==> flow/design.v <==
module rsmul (
    r_r, 
    r_i, 
    s_r, 
    mul_r, 
    mul_i
);
    input signed [5:0] r_r, r_i;
    input [1:0] s_r;
    output signed [8:0] mul_r, mul_i;
    wire signed [2:0] s;
    assign s = {1'b0, s_r};
    assign mul_r = s * r_r;
    assign mul_i = s * r_i;
endmodule
module ml_demodulator(
    i_clk,
    i_reset,
    i_trig,
    i_y_hat,
    i_r,
    i_rd_rdy,
    o_rd_vld,
    o_llr,
    o_hard_bit
);
input i_clk;
input i_reset;
input i_trig;
input [159:0] i_y_hat;
input [319:0] i_r;
input i_rd_rdy;
output o_rd_vld;
output [7:0] o_llr;
output o_hard_bit;
localparam IDLE = 0;
localparam R44_S = 4'd1;
localparam R33_S = 4'd2;
localparam R34_S = 4'd3;
localparam R22_S = 4'd4;
localparam BUF = 3'd1;
localparam CAL_AB = 3'd2;
localparam OUT = 3'd3;
localparam CAL_CD = 3'd4;
localparam CAL_EF = 3'd5;
localparam CAL_GH = 3'd6;
localparam COMPARE = 3'd7;
integer i, j, k, m, n, p, q;
wire       gclk1, gclk2, gclk3; 
wire [1:0] SQRT   = 2'b1_1;  
wire [39:0] r34, r23, r24, r12, r13, r14;
wire [19:0] r44, r33, r22, r11;
wire [39:0] y4, y3, y2, y1;
reg [9:0] r34_r_r, r24_r_r, r14_r_r, r23_r_r, r13_r_r, r12_r_r, r34_i_r, r24_i_r, r14_i_r, r23_i_r, r13_i_r, r12_i_r;
wire [9:0] r34_r_w, r24_r_w, r14_r_w, r23_r_w, r13_r_w, r12_r_w, r34_i_w, r24_i_w, r14_i_w, r23_i_w, r13_i_w, r12_i_w;
reg [9:0] r44_r_r, r33_r_r, r22_r_r, r11_r_r;
wire [9:0] r44_r_w, r33_r_w, r22_r_w, r11_r_w;
reg [7:0] y1_r_r, y2_r_r, y3_r_r, y4_r_r, y1_i_r, y2_i_r, y3_i_r, y4_i_r;
reg [7:0] y1_r_w, y2_r_w, y3_r_w, y4_r_w, y1_i_w, y2_i_w, y3_i_w, y4_i_w;
wire [8:0] rsmul_o_r, rsmul_o_i;
reg [5:0] rsmul_i_r_r, rsmul_i_r_i;
reg [1:0] rsmul_i_s_r;
reg [3:0] rs_state_r, rs_state_w;
reg [1:0] rs_count_r, rs_count_w;
reg [2:0] state_r, state_w;
reg [1:0] count_r, count_w;
reg [12:0] L_tmp_r[0:3];
reg [12:0] L_tmp_w[0:3];
reg [1:0] j2_path_r[0:3];
reg [1:0] j2_path_w[0:3];
reg [1:0] j1_path_r[0:3];
reg [1:0] j1_path_w[0:3];
reg [9:0] y_tmp_r, y_tmp_i;
reg [9:0] rs1r, rs1i, rs2r, rs2i, rs3r, rs3i, rs4r, rs4i;
reg [9:0] rs_other_r, rs_other_i;
reg signed [11:0] a, b;
reg signed [11:0] c, d;
reg signed [11:0] e[0:3];
reg signed [11:0] f[0:3];
reg signed [11:0] g[0:3];
reg signed [11:0] h[0:3];
reg [11:0] cal_tmp_r, cal_tmp_i;
reg [12:0] L_tmp1;
reg [12:0] L_tmp2;
reg [12:0] L_tmp3[0:3];
reg [12:0] L_tmp4[0:3];
reg [1:0] j3_r, j3_w, j4_r, j4_w, j2_r, j2_w, j1_r, j1_w;
reg [12:0] L_min1_r[0:3];
reg [12:0] L_min1_w[0:3];
reg [12:0] min_r;
reg [12:0] min_w;
reg [12:0] min_tmp[0:6];
reg [1:0] trace_r[0:3];
reg [1:0] trace_w[0:3];
reg [1:0] trace_tmp[0:2];
reg [143:0] output_buf_r, output_buf_w;
reg [7:0] buf_count_r, buf_count_w;
reg [7:0] buf_out_r, buf_out_w;
reg       gclk_detect_w, gclk_detect_r;
assign {r44, r34, r24, r14, r33, r23, r13, r22, r12, r11} = i_r;
assign {y4, y3, y2, y1} = i_y_hat;
assign r34_i_w = (i_trig) ? r34[39:30] : r34_i_r;
assign r34_r_w = (i_trig) ? r34[19:10] : r34_r_r;
assign r24_i_w = (i_trig) ? r24[39:30] : r24_i_r;
assign r24_r_w = (i_trig) ? r24[19:10] : r24_r_r;
assign r14_i_w = (i_trig) ? r14[39:30] : r14_i_r;
assign r14_r_w = (i_trig) ? r14[19:10] : r14_r_r;
assign r23_i_w = (i_trig) ? r23[39:32] : r23_i_r;
assign r23_r_w = (i_trig) ? r23[19:10] : r23_r_r;
assign r13_i_w = (i_trig) ? r13[39:30] : r13_i_r;
assign r13_r_w = (i_trig) ? r13[19:10] : r13_r_r;
assign r12_i_w = (i_trig) ? r12[39:30] : r12_i_r;
assign r12_r_w = (i_trig) ? r12[19:10] : r12_r_r;
assign r44_r_w = (i_trig) ? r44[19:10] : r44_r_r;
assign r33_r_w = (i_trig) ? r33[19:10] : r33_r_r;
assign r22_r_w = (i_trig) ? r22[19:10] : r22_r_r;
assign r11_r_w = (i_trig) ? r11[19:10] : r11_r_r;
assign o_llr = {o_hard_bit, 6'b0, 1'b1};
assign o_hard_bit = output_buf_r[buf_out_r];
assign o_rd_vld = i_rd_rdy & (buf_count_r != buf_out_r);
rsmul rsmul0(.r_r(rsmul_i_r_r), .r_i(rsmul_i_r_i), 
            .s_r(rsmul_i_s_r),  
            .mul_r(rsmul_o_r), .mul_i(rsmul_o_i));
always @(*) begin
    rs_state_w = rs_state_r;
    rs_count_w = rs_count_r;
    y4_i_w = y4_i_r;
    y4_r_w = y4_r_r;
    y3_i_w = y3_i_r;
    y3_r_w = y3_r_r;
    y2_i_w = y2_i_r;
    y2_r_w = y2_r_r;
    y1_i_w = y1_i_r;
    y1_r_w = y1_r_r;
    gclk_detect_w = 0;
    case (rs_state_r)
        IDLE: begin
            rsmul_i_r_i = 0;
            rsmul_i_r_r = 0;
            rsmul_i_s_r = 0;
            if (i_trig) begin
                rs_state_w = R44_S;
                y4_i_w = y4[38:33];
                y4_r_w = y4[18:13];
                y3_i_w = y3[38:33];
                y3_r_w = y3[18:13];
                y2_i_w = y2[38:33];
                y2_r_w = y2[18:13];
                y1_i_w = y1[38:33];
                y1_r_w = y1[18:13];
                gclk_detect_w = 1;
            end
            else rs_state_w = IDLE;
        end
        R44_S: begin
            gclk_detect_w = 1;
            rsmul_i_r_r = y4_r_r;
            rsmul_i_r_i = y4_i_r;
            rsmul_i_s_r = SQRT;
            y4_r_w = rsmul_o_r[7:0];
            y4_i_w = rsmul_o_i[7:0];
            rs_state_w = R33_S;
        end
        R33_S: begin
            gclk_detect_w = 1;
            rsmul_i_r_r = y3_r_r;
            rsmul_i_r_i = y3_i_r;
            rsmul_i_s_r = SQRT;
            y3_r_w = rsmul_o_r[7:0];
            y3_i_w = rsmul_o_i[7:0];
            rs_state_w = R34_S;
        end
        R34_S: begin
            gclk_detect_w = 1;
            rsmul_i_r_r = y2_r_r;
            rsmul_i_r_i = y2_i_r;
            rsmul_i_s_r = SQRT;
            y2_r_w = rsmul_o_r[7:0];
            y2_i_w = rsmul_o_i[7:0];
            rs_state_w = R22_S;
        end
        R22_S: begin
            gclk_detect_w = 1;
            rsmul_i_r_r = y1_r_r;
            rsmul_i_r_i = y1_i_r;
            rsmul_i_s_r = SQRT;
            y1_r_w = rsmul_o_r[7:0];
            y1_i_w = rsmul_o_i[7:0];
            rs_state_w = IDLE;
        end
        default: begin
            rs_state_w = rs_state_r;
            rs_count_w = rs_count_r;
            rsmul_i_r_i = 0;
            rsmul_i_r_r = 0;
            rsmul_i_s_r = 0;
        end
    endcase
end
always @(*) begin
    state_w = state_r;
    count_w = count_r;
    for (j = 0; j < 4; j = j + 1) begin
        L_tmp_w[j] = L_tmp_r[j];
        L_min1_w[j] = L_min1_r[j];
        trace_w[j] = trace_r[j];
        j2_path_w[j] = j2_path_r[j];
        j1_path_w[j] = j1_path_r[j];
    end
    j1_w = j1_r;
    j2_w = j2_r;
    j3_w = j3_r;
    j4_w = j4_r;
    min_w = min_r;
    output_buf_w = output_buf_r;
    buf_count_w = buf_count_r;
    rs4i = 0;
    y_tmp_r = 0;
    y_tmp_i = 0;
    rs_other_r = 0;
    rs_other_i = 0;
    rs4r = 0;
    case (state_r)
        IDLE: begin
            if (i_trig) begin
                state_w = BUF;
                count_w = 0;
            end
            else begin
                state_w = IDLE;
            end
        end
        BUF: begin
            if (count_r < 1) begin
                count_w = count_r + 1;
            end
            else begin
                count_w = 0;
                state_w = CAL_AB;
                j1_w = 0;
                j2_w = 0;
                j3_w = 0;
                j4_w = 0;
            end
        end
        CAL_AB: begin
            state_w = CAL_CD;
            y_tmp_r = {y4_r_r, 2'b0};
            y_tmp_i = {y4_i_r, 2'b0};
            rs4r = (r44_r_r ^ {{10{j4_r[0]}}, 1'b1});
            rs4i = (r44_r_r ^ {{10{j4_r[1]}}, 1'b1});
            rs_other_r = 0;
            rs_other_i = 0;
            a = $signed(y_tmp_r) - $signed(rs4r);
            b = $signed(y_tmp_i) - $signed(rs4i);
            if (a < 0) a = ~a;  
            if (b < 0) b = ~b;  
            L_tmp1 = a + b;
            L_tmp_w[0] = L_tmp1; 
            L_tmp_w[1] = L_tmp1; 
            L_tmp_w[2] = L_tmp1; 
            L_tmp_w[3] = L_tmp1; 
        end
        CAL_CD: begin
            state_w = CAL_EF;
            y_tmp_r = {y3_r_r, 2'b0};
            y_tmp_i = {y3_i_r, 2'b0};
            rs4r = (r34_r_r ^ {11{j4_r[0]}}) + (r34_i_r ^ {11{~j4_r[1]}});
            rs4i = (r34_r_r ^ {11{j4_r[1]}}) + (r34_i_r ^ {11{j4_r[0]}});
            cal_tmp_r = $signed(y_tmp_r) - $signed(rs4r);
            cal_tmp_i = $signed(y_tmp_i) - $signed(rs4i);
            for (m = 0; m < 4; m = m + 1) begin
                rs3r = r33_r_r ^ {11{m[0]}};
                rs3i = r33_r_r ^ {11{m[1]}};
                c = $signed(cal_tmp_r) - $signed(rs3r);
                d = $signed(cal_tmp_i) - $signed(rs3i);
                rs2r = 0;
                rs2i = 0;
                if (c < 0) c = ~c;  
                if (d < 0) d = ~d;  
                L_tmp2 = c + d;
                L_tmp_w[m] = L_tmp_r[m] + L_tmp2; 
            end
        end
        CAL_EF: begin
            j2_w = j2_r + 1;
            y_tmp_r = {y2_r_r, 2'b10};
            y_tmp_i = {y2_i_r, 2'b10};
            rs2r = r22_r_r ^ {11{j2_r[0]}};
            rs2i = r22_r_r ^ {11{j2_r[1]}};
            rs4r = (r24_r_r ^ {11{j4_r[0]}}) + (r24_i_r ^ {11{~j4_r[1]}});
            rs4i = (r24_r_r ^ {11{j4_r[1]}}) + (r24_i_r ^ {11{j4_r[0]}});
            cal_tmp_r = $signed(y_tmp_r) - $signed(rs4r) - $signed(rs2r);
            cal_tmp_i = $signed(y_tmp_i) - $signed(rs4i) - $signed(rs2i);
            for (m = 0; m < 4; m = m + 1) begin  
                rs3r = {r23_r_r ^ {{9{m[0]}}, 2'b0}} + {r23_i_r[7:0] ^ {9{~m[1]}}, 2'b00} ;
                rs3i = {r23_r_r[9:1] ^ {10{m[1]}}, 1'b0} + {r23_i_r[7:1] ^ {8{m[0]}}, 3'b0};
                e[m] = $signed(cal_tmp_r) - $signed(rs3r);
                f[m] = $signed(cal_tmp_i) - $signed(rs3i);
                if (e[m] < 0) e[m] = ~e[m];  
                if (f[m] < 0) f[m] = ~f[m];  
                L_tmp3[m] = e[m] + f[m];
                if (L_tmp3[m] <= L_min1_r[m] || j2_r == 2'b0) begin
                    L_min1_w[m] = L_tmp3[m];
                    j2_path_w[m] = j2_r;
                end
            end
            if (j2_r == 2'b11) begin
                state_w = CAL_GH;
            end
        end
        CAL_GH: begin
            if (count_r == 0 && j1_r == 0) begin
                L_tmp_w[0] = L_tmp_r[0] + L_min1_r[0];
                L_tmp_w[1] = L_tmp_r[1] + L_min1_r[1];
                L_tmp_w[2] = L_tmp_r[2] + L_min1_r[2];
                L_tmp_w[3] = L_tmp_r[3] + L_min1_r[3];
            end
            y_tmp_r = {y1_r_r, 2'b0};
            y_tmp_i = {y1_i_r, 2'b0};
            rs1r = r11_r_r ^ {11{j1_r[0]}};
            rs1i = r11_r_r ^ {11{j1_r[1]}};
            rs4r = (r14_r_r ^ {11{j4_r[0]}}) + (r14_i_r ^ {11{~j4_r[1]}});
            rs4i = (r14_r_r ^ {11{j4_r[1]}}) + (r14_i_r ^ {11{j4_r[0]}});
            cal_tmp_r = $signed(y_tmp_r) - $signed(rs4r) - $signed(rs1r);
            cal_tmp_i = $signed(y_tmp_i) - $signed(rs4i) - $signed(rs1i);
            if (count_r == 0) begin
                count_w = count_r + 1;
                for (m = 0; m < 2; m = m + 1) begin  
                    rs3r = (r13_r_r ^ {11{m[0]}}) + (r13_i_r ^ {11{~m[1]}});
                    rs3i = (r13_r_r ^ {11{m[1]}}) + (r13_i_r ^ {11{m[0]}});
                    rs2r = (r12_r_r ^ {11{j2_path_r[m][0]}}) + (r12_i_r ^ {11{~j2_path_r[m][1]}});
                    rs2i = (r12_r_r ^ {11{j2_path_r[m][1]}}) + (r12_i_r ^ {11{j2_path_r[m][0]}});
                    g[m] = $signed(cal_tmp_r) - $signed(rs2r) - $signed(rs3r);
                    h[m] = $signed(cal_tmp_i) - $signed(rs2i) - $signed(rs3i);
                    if (g[m] < 0) g[m] = ~g[m];  
                    if (h[m] < 0) h[m] = ~h[m];  
                    L_tmp4[m] = g[m] + h[m];
                    if (L_tmp4[m] <= L_min1_r[m] || j1_r == 2'b0) begin
                        L_min1_w[m] = L_tmp4[m];
                        j1_path_w[m] = j1_r;
                    end
                end
            end
            else begin
                count_w = 0;
                j1_w = j1_r + 1;
                for (m = 2; m < 4; m = m + 1) begin  
                    rs3r = (r13_r_r ^ {11{m[0]}}) + (r13_i_r ^ {11{~m[1]}});
                    rs3i = (r13_r_r ^ {11{m[1]}}) + (r13_i_r ^ {11{m[0]}});
                    rs2r = (r12_r_r ^ {11{j2_path_r[m][0]}}) + (r12_i_r ^ {11{~j2_path_r[m][1]}});
                    rs2i = (r12_r_r ^ {11{j2_path_r[m][1]}}) + (r12_i_r ^ {11{j2_path_r[m][0]}});
                    g[m] = $signed(cal_tmp_r) - $signed(rs2r) - $signed(rs3r);
                    h[m] = $signed(cal_tmp_i) - $signed(rs2i) - $signed(rs3i);
                    if (g[m] < 0) g[m] = ~g[m];  
                    if (h[m] < 0) h[m] = ~h[m];  
                    L_tmp4[m] = g[m] + h[m];
                    if (L_tmp4[m] <= L_min1_r[m] || j1_r == 2'b0) begin
                        L_min1_w[m] = L_tmp4[m];
                        j1_path_w[m] = j1_r;
                    end
                end
            end
            if (j1_r == 2'b11 && count_r[0] == 1'b1) begin
                state_w = COMPARE;
            end
        end
        COMPARE: begin
            j4_w = j4_r + 1;
            min_tmp[0] = L_tmp_r[0] + L_min1_r[0];
            min_tmp[1] = L_tmp_r[1] + L_min1_r[1];
            min_tmp[2] = L_tmp_r[2] + L_min1_r[2];
            min_tmp[3] = L_tmp_r[3] + L_min1_r[3];
            if (min_tmp[0] > min_tmp[1]) begin
                min_tmp[4] = min_tmp[1];
                trace_tmp[0] = 1;
            end
            else begin
                min_tmp[4] = min_tmp[0];
                trace_tmp[0] = 0;
            end
            if (min_tmp[2] > min_tmp[3]) begin
                min_tmp[5] = min_tmp[3];
                trace_tmp[1] = 3;
            end
            else begin
                min_tmp[5] = min_tmp[2];
                trace_tmp[1] = 2;
            end
            if (min_tmp[4] > min_tmp[5]) begin
                min_tmp[6] = min_tmp[5];
                trace_tmp[2] = trace_tmp[1];
            end
            else begin
                min_tmp[6] = min_tmp[4];
                trace_tmp[2] = trace_tmp[0];
            end
            if ((min_tmp[6] < min_r) || j4_r == 2'b0) begin
                min_w = min_tmp[6];
                trace_w[0] = j1_path_w[trace_tmp[2]];
                trace_w[1] = j2_path_r[trace_tmp[2]];
                trace_w[2] = trace_tmp[2];
                trace_w[3] = j4_r;
            end
            if (j4_r == 2'b11) begin
                state_w = OUT;
            end
            else begin
                state_w = CAL_AB;
            end
        end
        OUT: begin
            output_buf_w[buf_count_r] = trace_r[0][0];
            output_buf_w[buf_count_r + 1] = trace_r[0][1];
            output_buf_w[buf_count_r + 2] = trace_r[1][0];
            output_buf_w[buf_count_r + 3] = trace_r[1][1];
            output_buf_w[buf_count_r + 4] = trace_r[2][0];
            output_buf_w[buf_count_r + 5] = trace_r[2][1];
            output_buf_w[buf_count_r + 6] = trace_r[3][0];
            output_buf_w[buf_count_r + 7] = trace_r[3][1];
            if (buf_count_r != 8'd136) buf_count_w = buf_count_r + 8;
            else buf_count_w = 0;
            state_w = IDLE;
        end
        default: state_w = IDLE;
    endcase
end
always @(*) begin
    buf_out_w = buf_out_r;
    if (i_rd_rdy) begin
        if (o_rd_vld) begin
            if (buf_out_r == 8'd143) buf_out_w = 8'd0;
            else buf_out_w = buf_out_r + 1;
        end
    end
end
always @(posedge i_clk or posedge i_reset) begin
    if (i_reset) begin
        for (j = 0; j < 4; j = j + 1) begin
            L_tmp_r[j] <= 0;
            L_min1_r[j] <= 13'b1_1111_1111_1111;
            trace_r[j] <= 0;
            j2_path_r[j] <= 0;
            j1_path_r[j] <= 0;
        end
        r34_i_r <= 0;
        r34_r_r <= 0;
        r24_i_r <= 0;
        r24_r_r <= 0;
        r14_i_r <= 0;
        r14_r_r <= 0;
        r23_i_r <= 0;
        r23_r_r <= 0;
        r13_i_r <= 0;
        r13_r_r <= 0;
        r12_i_r <= 0;
        r12_r_r <= 0;
        r44_r_r <= 0;
        r33_r_r <= 0;
        r22_r_r <= 0;
        r11_r_r <= 0;
        y4_i_r <=  0;
        y4_r_r <=  0;
        y3_i_r <=  0;
        y3_r_r <=  0;
        y2_i_r <=  0;
        y2_r_r <=  0;
        y1_i_r <=  0;
        y1_r_r <=  0;
        rs_state_r <= IDLE;
        rs_count_r <= 0;
        state_r <= IDLE;
        count_r <= 0;
        j1_r <= 0;
        j2_r <= 0;
        j3_r <= 0;
        j4_r <= 0;
        min_r <= 0;
        output_buf_r <= 0;
        buf_count_r <= 0;
        buf_out_r <= 0;
        gclk_detect_r <= 0;
    end
    else begin
        for (j = 0; j < 4; j = j + 1) begin
            L_tmp_r[j] <= L_tmp_w[j];
            L_min1_r[j] <= L_min1_w[j];
            trace_r[j] <= trace_w[j];
            j2_path_r[j] <= j2_path_w[j];
            j1_path_r[j] <= j1_path_w[j];
        end
        r34_i_r <= r34_i_w;
        r34_r_r <= r34_r_w;
        r24_i_r <= r24_i_w;
        r24_r_r <= r24_r_w;
        r14_i_r <= r14_i_w;
        r14_r_r <= r14_r_w;
        r23_i_r <= r23_i_w;
        r23_r_r <= r23_r_w;
        r13_i_r <= r13_i_w;
        r13_r_r <= r13_r_w;
        r12_i_r <= r12_i_w;
        r12_r_r <= r12_r_w;
        r44_r_r <= r44_r_w;
        r33_r_r <= r33_r_w;
        r22_r_r <= r22_r_w;
        r11_r_r <= r11_r_w;
        y4_i_r <=  y4_i_w;
        y4_r_r <=  y4_r_w;
        y3_i_r <=  y3_i_w;
        y3_r_r <=  y3_r_w;
        y2_i_r <=  y2_i_w;
        y2_r_r <=  y2_r_w;
        y1_i_r <=  y1_i_w;
        y1_r_r <=  y1_r_w;
        rs_state_r <= rs_state_w;
        rs_count_r <= rs_count_w;
        state_r <= state_w;
        count_r <= count_w;
        j1_r <= j1_w;
        j2_r <= j2_w;
        j3_r <= j3_w;
        j4_r <= j4_w;
        min_r <= min_w;
        output_buf_r <= output_buf_w;
        buf_count_r <= buf_count_w;
        buf_out_r <= buf_out_w;
        gclk_detect_r <= gclk_detect_w;
    end
end
endmodule
[Reports on ml_demodulator]
Tool output for the design above, in the order of the flow.
Lines are those of the file above, counted from 1.
Library cell names are shortened.
Not given: n/a
Set-up
  design top: ml_demodulator
  clock port: i_clk
  library: sky130hd
  timing corner: tt_025C_1v80

[After elaboration]
Source: Yosys, flattened and elaborated. Widths are those after wreduce. Registers that Yosys merges into a memory's read port (data or address) are not register bits. Print and check cells do not count.
Operators by class
  $add $sub $neg: 108
  multiplexer cells: 128
  order comparisons: 35
  reduce/logical cells: 58
  bitwise gates (word level): 102
  shift-type cells: 17
  multipliers: 2
  equal/unequal tests: 37
Operator list (count)
  144-bit bitwise AND: 8
  144-bit OR: 8
  144-bit NOT: 8
  1-bit by 33-bit variable shift with 144-bit output: 7
  1-bit by 33-bit variable shift with 144-bit output (first input constant): 7
  10-bit XOR: 34
  12-bit 2-to-1 mux: 26
  12-bit by 10-bit subtractor with 12-bit output: 24
  13-bit 2-to-1 mux: 21
  10-bit adder: 26
  12-bit by 1-bit less-than comparator with 1-bit output (second input constant): 20
  12-bit NOT: 20
  9-bit negation with 33-bit output: 7
  12-bit by 12-bit adder with 13-bit output: 13
  13-bit parallel mux with 3-bit select: 4
  1-bit by 9-bit variable shift with 144-bit output: 1
  1-bit by 9-bit variable shift with 144-bit output (first input constant): 1
  144-bit by 8-bit variable part select with 1-bit output: 1
  144-bit 2-to-1 mux: 1
  8-bit parallel mux with 2-bit select: 8
  13-bit adder: 8
  13-bit <= comparator: 8
  13-bit parallel mux with 2-bit select: 4
  11-bit by 10-bit subtractor with 12-bit output: 8
  10-bit by 10-bit subtractor with 11-bit output: 8
  8-bit 2-to-1 mux: 11
  2-bit 2-to-1 mux: 35
  3-bit by 6-bit multiplier with 8-bit output: 2
Not listed: further kinds 52, cells in them 158.
Bit counts
  bits in registers: 538
  input bits: 484

[Longest topological paths]
Yosys ltp: most cells in a row. Word level: on the elaborated netlist, between registers, memories and ports. Mapped: between sequential cells and ports; inverters and the memories' decode and read muxes count.
Logic depth
  depth after elaboration: 20
  ABC_AREA: 1
  depth in mapped cells: 60

[Synthesis result]
The flow's flattened synthesis, as Yosys stat reports it; memories are mapped. The netlist is that of the ABC_AREA named above (0 if unset); the other value can give another one.
The area totals of this step are shown rounded.
Mapped netlist
  sequential part of the area: 14000 sq um
  standard cells after synthesis: 9249
  mapped area: 68000 sq um
  flip-flop cells: 541
Cell types (count)
  dfrtp_1: 487
  ha_1: 871
  nand2_1: 1911
  xor2_1: 681
  inv_1: 1296
  fa_1: 220
  o21ai_0: 687
  a21oi_1: 684
  xnor2_1: 285
  nand3_1: 448
  dfstp_2: 54
  nor2_1: 375
  clkbuf_1: 217
  nand4_1: 112
  nand3b_1: 91
  o22ai_1: 108
  o21bai_1: 68
  a31oi_1: 69
Other cell types: 55; their cells: 585.

[Timing after synthesis]
Source: OpenSTA report_checks on the synthesized netlist (no wires, ideal clock, input and output delay 20% of the period each), path of least setup slack; recovery checks are left aside. Register names are those of the netlist, which keeps one name where synthesis merged equal registers.
Path after synthesis
  path kind: flip-flop to flip-flop
  start: register j4_r[0]
  end: register L_min1_r[1][2]
  driving pins on the path: 61
  setup time: 77 ps
  path delay: 9089 ps
  path buffers: 4
  setup slack: 1910 ps
  launch time at the first pin: 0 ps
  data arrival time: 9012 ps
  clock period: 11000 ps
  synthesis period reached: 9090 ps
"path delay" is the arrival time less input delay plus setup time.
"driving pins on the path" counts driving pins, that of a launching flip-flop among them; a cell with two outputs on the path counts twice.
"synthesis period reached" is the clock period less the worst setup slack; recovery checks do not enter. This is arithmetic on one report: input and output delays are still those of the set period (20% each).
The rows between start and end are the longest chain of elaborated cells between them; the timing report does not say that the signal goes this way. Where chains are equally long, one stands for them.
Each line given opens the expression or statement behind the cell; cells for indexed reads and writes are added by Yosys, which also makes memories of some case tables.
On the way, after synthesis
  cells stage by stage: dfrtp_1 buf_1 buf_1 xor2_1 ha_1 fa_1 nand3_1 nand2_1 a21oi_1 inv_1 a21oi_1 xor2_1 fa_1 inv_1 ha_1 nand2_1 inv_1 nand2_1 [25 not listed] nand2_1 nand2_1 a21oi_1 xor2_1 inv_1 ha_1 a21oi_1 o31ai_1 a21oi_1 nand2_1 nand4_1 nand2_1 inv_1 nand2_1 inv_1 buf_2 o21ai_0 o22ai_1
  cells in the longest elaborated chain: 14
  elaborated cells between the ends (all ways): 47
RTL lines, path after synthesis
  from (decl): line 87  | reg [1:0] j3_r, j3_w, j4_r, j4_w, j2_r, j2_w, j1_r, j1_w;
  from (assign): line 477  | j4_r <= 0;
  from (assign): line 523  | j4_r <= j4_w;
  10-bit XOR: line 323  | rs4r = (r14_r_r ^ {11{j4_r[0]}}) + (r14_i_r ^ {11{~j4_r[1]}});
  10-bit adder: line 323
  10-bit by 10-bit subtractor with 11-bit output: line 325  | cal_tmp_r = $signed(y_tmp_r) - $signed(rs4r) - $signed(rs1r);
  11-bit by 10-bit subtractor with 12-bit output: line 325
  12-bit by 10-bit subtractor with 12-bit output (2 in a row): line 334  | g[m] = $signed(cal_tmp_r) - $signed(rs2r) - $signed(rs3r);
  12-bit by 1-bit less-than comparator with 1-bit output: line 336  | if (g[m] < 0) g[m] = ~g[m];
  12-bit 2-to-1 mux: line 336
  12-bit by 12-bit adder with 13-bit output: line 338  | L_tmp4[m] = g[m] + h[m];
  13-bit <= comparator: line 339  | if (L_tmp4[m] <= L_min1_r[m] || j1_r == 2'b0) begin
  1-bit logical OR: line 339
  13-bit 2-to-1 mux: line 339
  13-bit 2-to-1 mux: line 327  | if (count_r == 0) begin
  13-bit parallel mux with 2-bit select: line 223  | case (state_r)
  to (assign): line 441  | L_min1_r[j] <= 13'b1_1111_1111_1111;
  to (assign): line 487  | L_min1_r[j] <= L_min1_w[j];
  to (decl): line 88  | reg [12:0] L_min1_r[0:3];

[Timing after layout]
From the final timing report of record 1: the path of least setup slack in the routed layout; clock arrival at registers is part of the times.
The path's times are printed in steps of 10 ps; the period is the one set.
Path post-layout
  path kind: flip-flop to flip-flop
  start: register j4_r[1]
  end: register L_min1_r[0][10]
  clock period: 11000 ps
  setup time: 60 ps
  launch time at the first pin: 750 ps
  setup slack: 2070 ps
  driving pins on the path: 53
  path buffers: 8
  data arrival time: 9560 ps
The rows between start and end are the longest chain of elaborated cells between them; the timing report does not say that the signal goes this way. Where chains are equally long, one stands for them.
On the way, post-layout
  cells stage by stage: dfrtp_4 buf_12 xnor2_1 ha_2 fa_2 nand3_2 nand2_2 a21oi_2 inv_1 a21oi_2 xor2_2 fa_1 inv_2 ha_4 a21oi_2 nand2_2 a21oi_4 xor2_4 [17 not listed] fa_2 a21oi_2 buf_4 xnor2_2 buf_6 ha_4 a21oi_4 nor2_4 a211oi_2 nand2_1 nand2_1 nand2_2 a21oi_2 or2_4 nand3_4 buf_16 nand2_2 o21ai_2
  cells in the longest elaborated chain: 15
  elaborated cells between the ends (all ways): 48
RTL lines, path post-layout
  from (decl): line 87  | reg [1:0] j3_r, j3_w, j4_r, j4_w, j2_r, j2_w, j1_r, j1_w;
  from (assign): line 477  | j4_r <= 0;
  from (assign): line 523  | j4_r <= j4_w;
  1-bit NOT: line 323  | rs4r = (r14_r_r ^ {11{j4_r[0]}}) + (r14_i_r ^ {11{~j4_r[1]}});
  10-bit XOR: line 323
  10-bit adder: line 323
  10-bit by 10-bit subtractor with 11-bit output: line 325  | cal_tmp_r = $signed(y_tmp_r) - $signed(rs4r) - $signed(rs1r);
  11-bit by 10-bit subtractor with 12-bit output: line 325
  12-bit by 10-bit subtractor with 12-bit output (2 in a row): line 334  | g[m] = $signed(cal_tmp_r) - $signed(rs2r) - $signed(rs3r);
  12-bit by 1-bit less-than comparator with 1-bit output: line 336  | if (g[m] < 0) g[m] = ~g[m];
  12-bit 2-to-1 mux: line 336
  12-bit by 12-bit adder with 13-bit output: line 338  | L_tmp4[m] = g[m] + h[m];
  13-bit <= comparator: line 339  | if (L_tmp4[m] <= L_min1_r[m] || j1_r == 2'b0) begin
  1-bit logical OR: line 339
  13-bit 2-to-1 mux: line 339
  13-bit 2-to-1 mux: line 327  | if (count_r == 0) begin
  13-bit parallel mux with 2-bit select: line 223  | case (state_r)
  to (assign): line 441  | L_min1_r[j] <= 13'b1_1111_1111_1111;
  to (assign): line 487  | L_min1_r[j] <= L_min1_w[j];
  to (decl): line 88  | reg [12:0] L_min1_r[0:3];

Subject: ml_demodulator on sky130hd, stored results

Hello all,

Stored flow runs of ml_demodulator (6 of them; Yosys, OpenROAD, sky130hd). They differ in their settings and are not a sequence. Constraints: input delay and output delay 20% of the set period each, output load 0.01 pF.
"achieved clock period" = clock period - worst setup slack. The figure is calculated, with input and output delays left at 20% of the set period.
"worst setup path time" = time allowed to the worst setup path (clock period - input delay - output delay, where it has them) - its slack; a late launch clock adds to it, a late capture clock takes from it.
"worst setup path time" is given in steps of 10 ps.
Measured values are rounded.
[record 1] settings: ABC_AREA=1, CELL_PAD_IN_SITES_DETAIL_PLACEMENT=1, CELL_PAD_IN_SITES_GLOBAL_PLACEMENT=2, CORE_MARGIN=8, CORE_UTILIZATION=21, CTS_CLUSTER_DIAMETER=116, CTS_CLUSTER_SIZE=98, PLACE_DENSITY_LB_ADDON=0.28, SETUP_SLACK_MARGIN=2.89, SLEW_MARGIN=35, period_ns=11.0, CAP_MARGIN=20
[record 1] result: chip area after synthesis (Yosys) 68000 sq um, die area 340000 sq um, standard-cell area of the final layout 88000 sq um, worst setup slack after layout 2100 ps, total negative slack 0 ps, achieved clock period 8927 ps, worst setup path time 8930 ps, worst setup path kind flip-flop to flip-flop
[record 2] settings: CORE_UTILIZATION=40, PLACE_DENSITY=0.6, period_ns=11.1, CAP_MARGIN=20, CORE_MARGIN=2, SLEW_MARGIN=20
[record 2] result: chip area after synthesis (Yosys) 64000 sq um, die area 160000 sq um, standard-cell area of the final layout 71000 sq um, worst setup slack after layout 630 ps, total negative slack 0 ps, achieved clock period 10470 ps, worst setup path time 10470 ps, worst setup path kind flip-flop to flip-flop
[record 3] settings: ABC_AREA=1, CORE_MARGIN=7, CTS_CLUSTER_DIAMETER=324, CTS_CLUSTER_SIZE=30, MAX_ROUTING_LAYER=met4, SLEW_MARGIN=0, period_ns=8.51, CAP_MARGIN=20, CORE_UTILIZATION=40
[record 3] result: chip area after synthesis (Yosys) 68000 sq um, die area 180000 sq um, standard-cell area of the final layout 86000 sq um, worst setup slack after layout -160 ps, total negative slack -3100 ps, achieved clock period 8666 ps, worst setup path time 8670 ps, worst setup path kind flip-flop to flip-flop
[record 4] settings: ABC_AREA=1, CORE_MARGIN=8, CORE_UTILIZATION=21, CTS_CLUSTER_DIAMETER=284, PLACE_DENSITY=0.6, period_ns=11.0, CAP_MARGIN=20, SLEW_MARGIN=20
[record 4] result: chip area after synthesis (Yosys) 68000 sq um, die area 340000 sq um, standard-cell area of the final layout 77000 sq um, worst setup slack after layout 770 ps, total negative slack 0 ps, achieved clock period 10234 ps, worst setup path time 10230 ps, worst setup path kind flip-flop to flip-flop
[record 5] settings: CORE_UTILIZATION=40, PLACE_DENSITY=0.6, SETUP_SLACK_MARGIN=0.78, period_ns=10.7, CAP_MARGIN=20, CORE_MARGIN=2, SLEW_MARGIN=20
[record 5] result: chip area after synthesis (Yosys) 64000 sq um, die area 160000 sq um, standard-cell area of the final layout 73000 sq um, worst setup slack after layout 1000 ps, total negative slack 0 ps, achieved clock period 9662 ps, worst setup path time 9660 ps, worst setup path kind flip-flop to flip-flop
[record 6] settings: ABC_AREA=0, CELL_PAD_IN_SITES_DETAIL_PLACEMENT=1, CELL_PAD_IN_SITES_GLOBAL_PLACEMENT=2, CORE_MARGIN=8, CORE_UTILIZATION=21, CTS_CLUSTER_DIAMETER=116, CTS_CLUSTER_SIZE=75, GPL_TIMING_DRIVEN=0, PLACE_DENSITY_LB_ADDON=0.23, SETUP_SLACK_MARGIN=2.89, SLEW_MARGIN=10, TNS_END_PERCENT=50, period_ns=11.0, CAP_MARGIN=20
[record 6] result: chip area after synthesis (Yosys) 64000 sq um, die area 320000 sq um, standard-cell area of the final layout 82000 sq um, worst setup slack after layout 1200 ps, total negative slack 0 ps, achieved clock period 9799 ps, worst setup path time 9800 ps, worst setup path kind flip-flop to flip-flop

Thanks
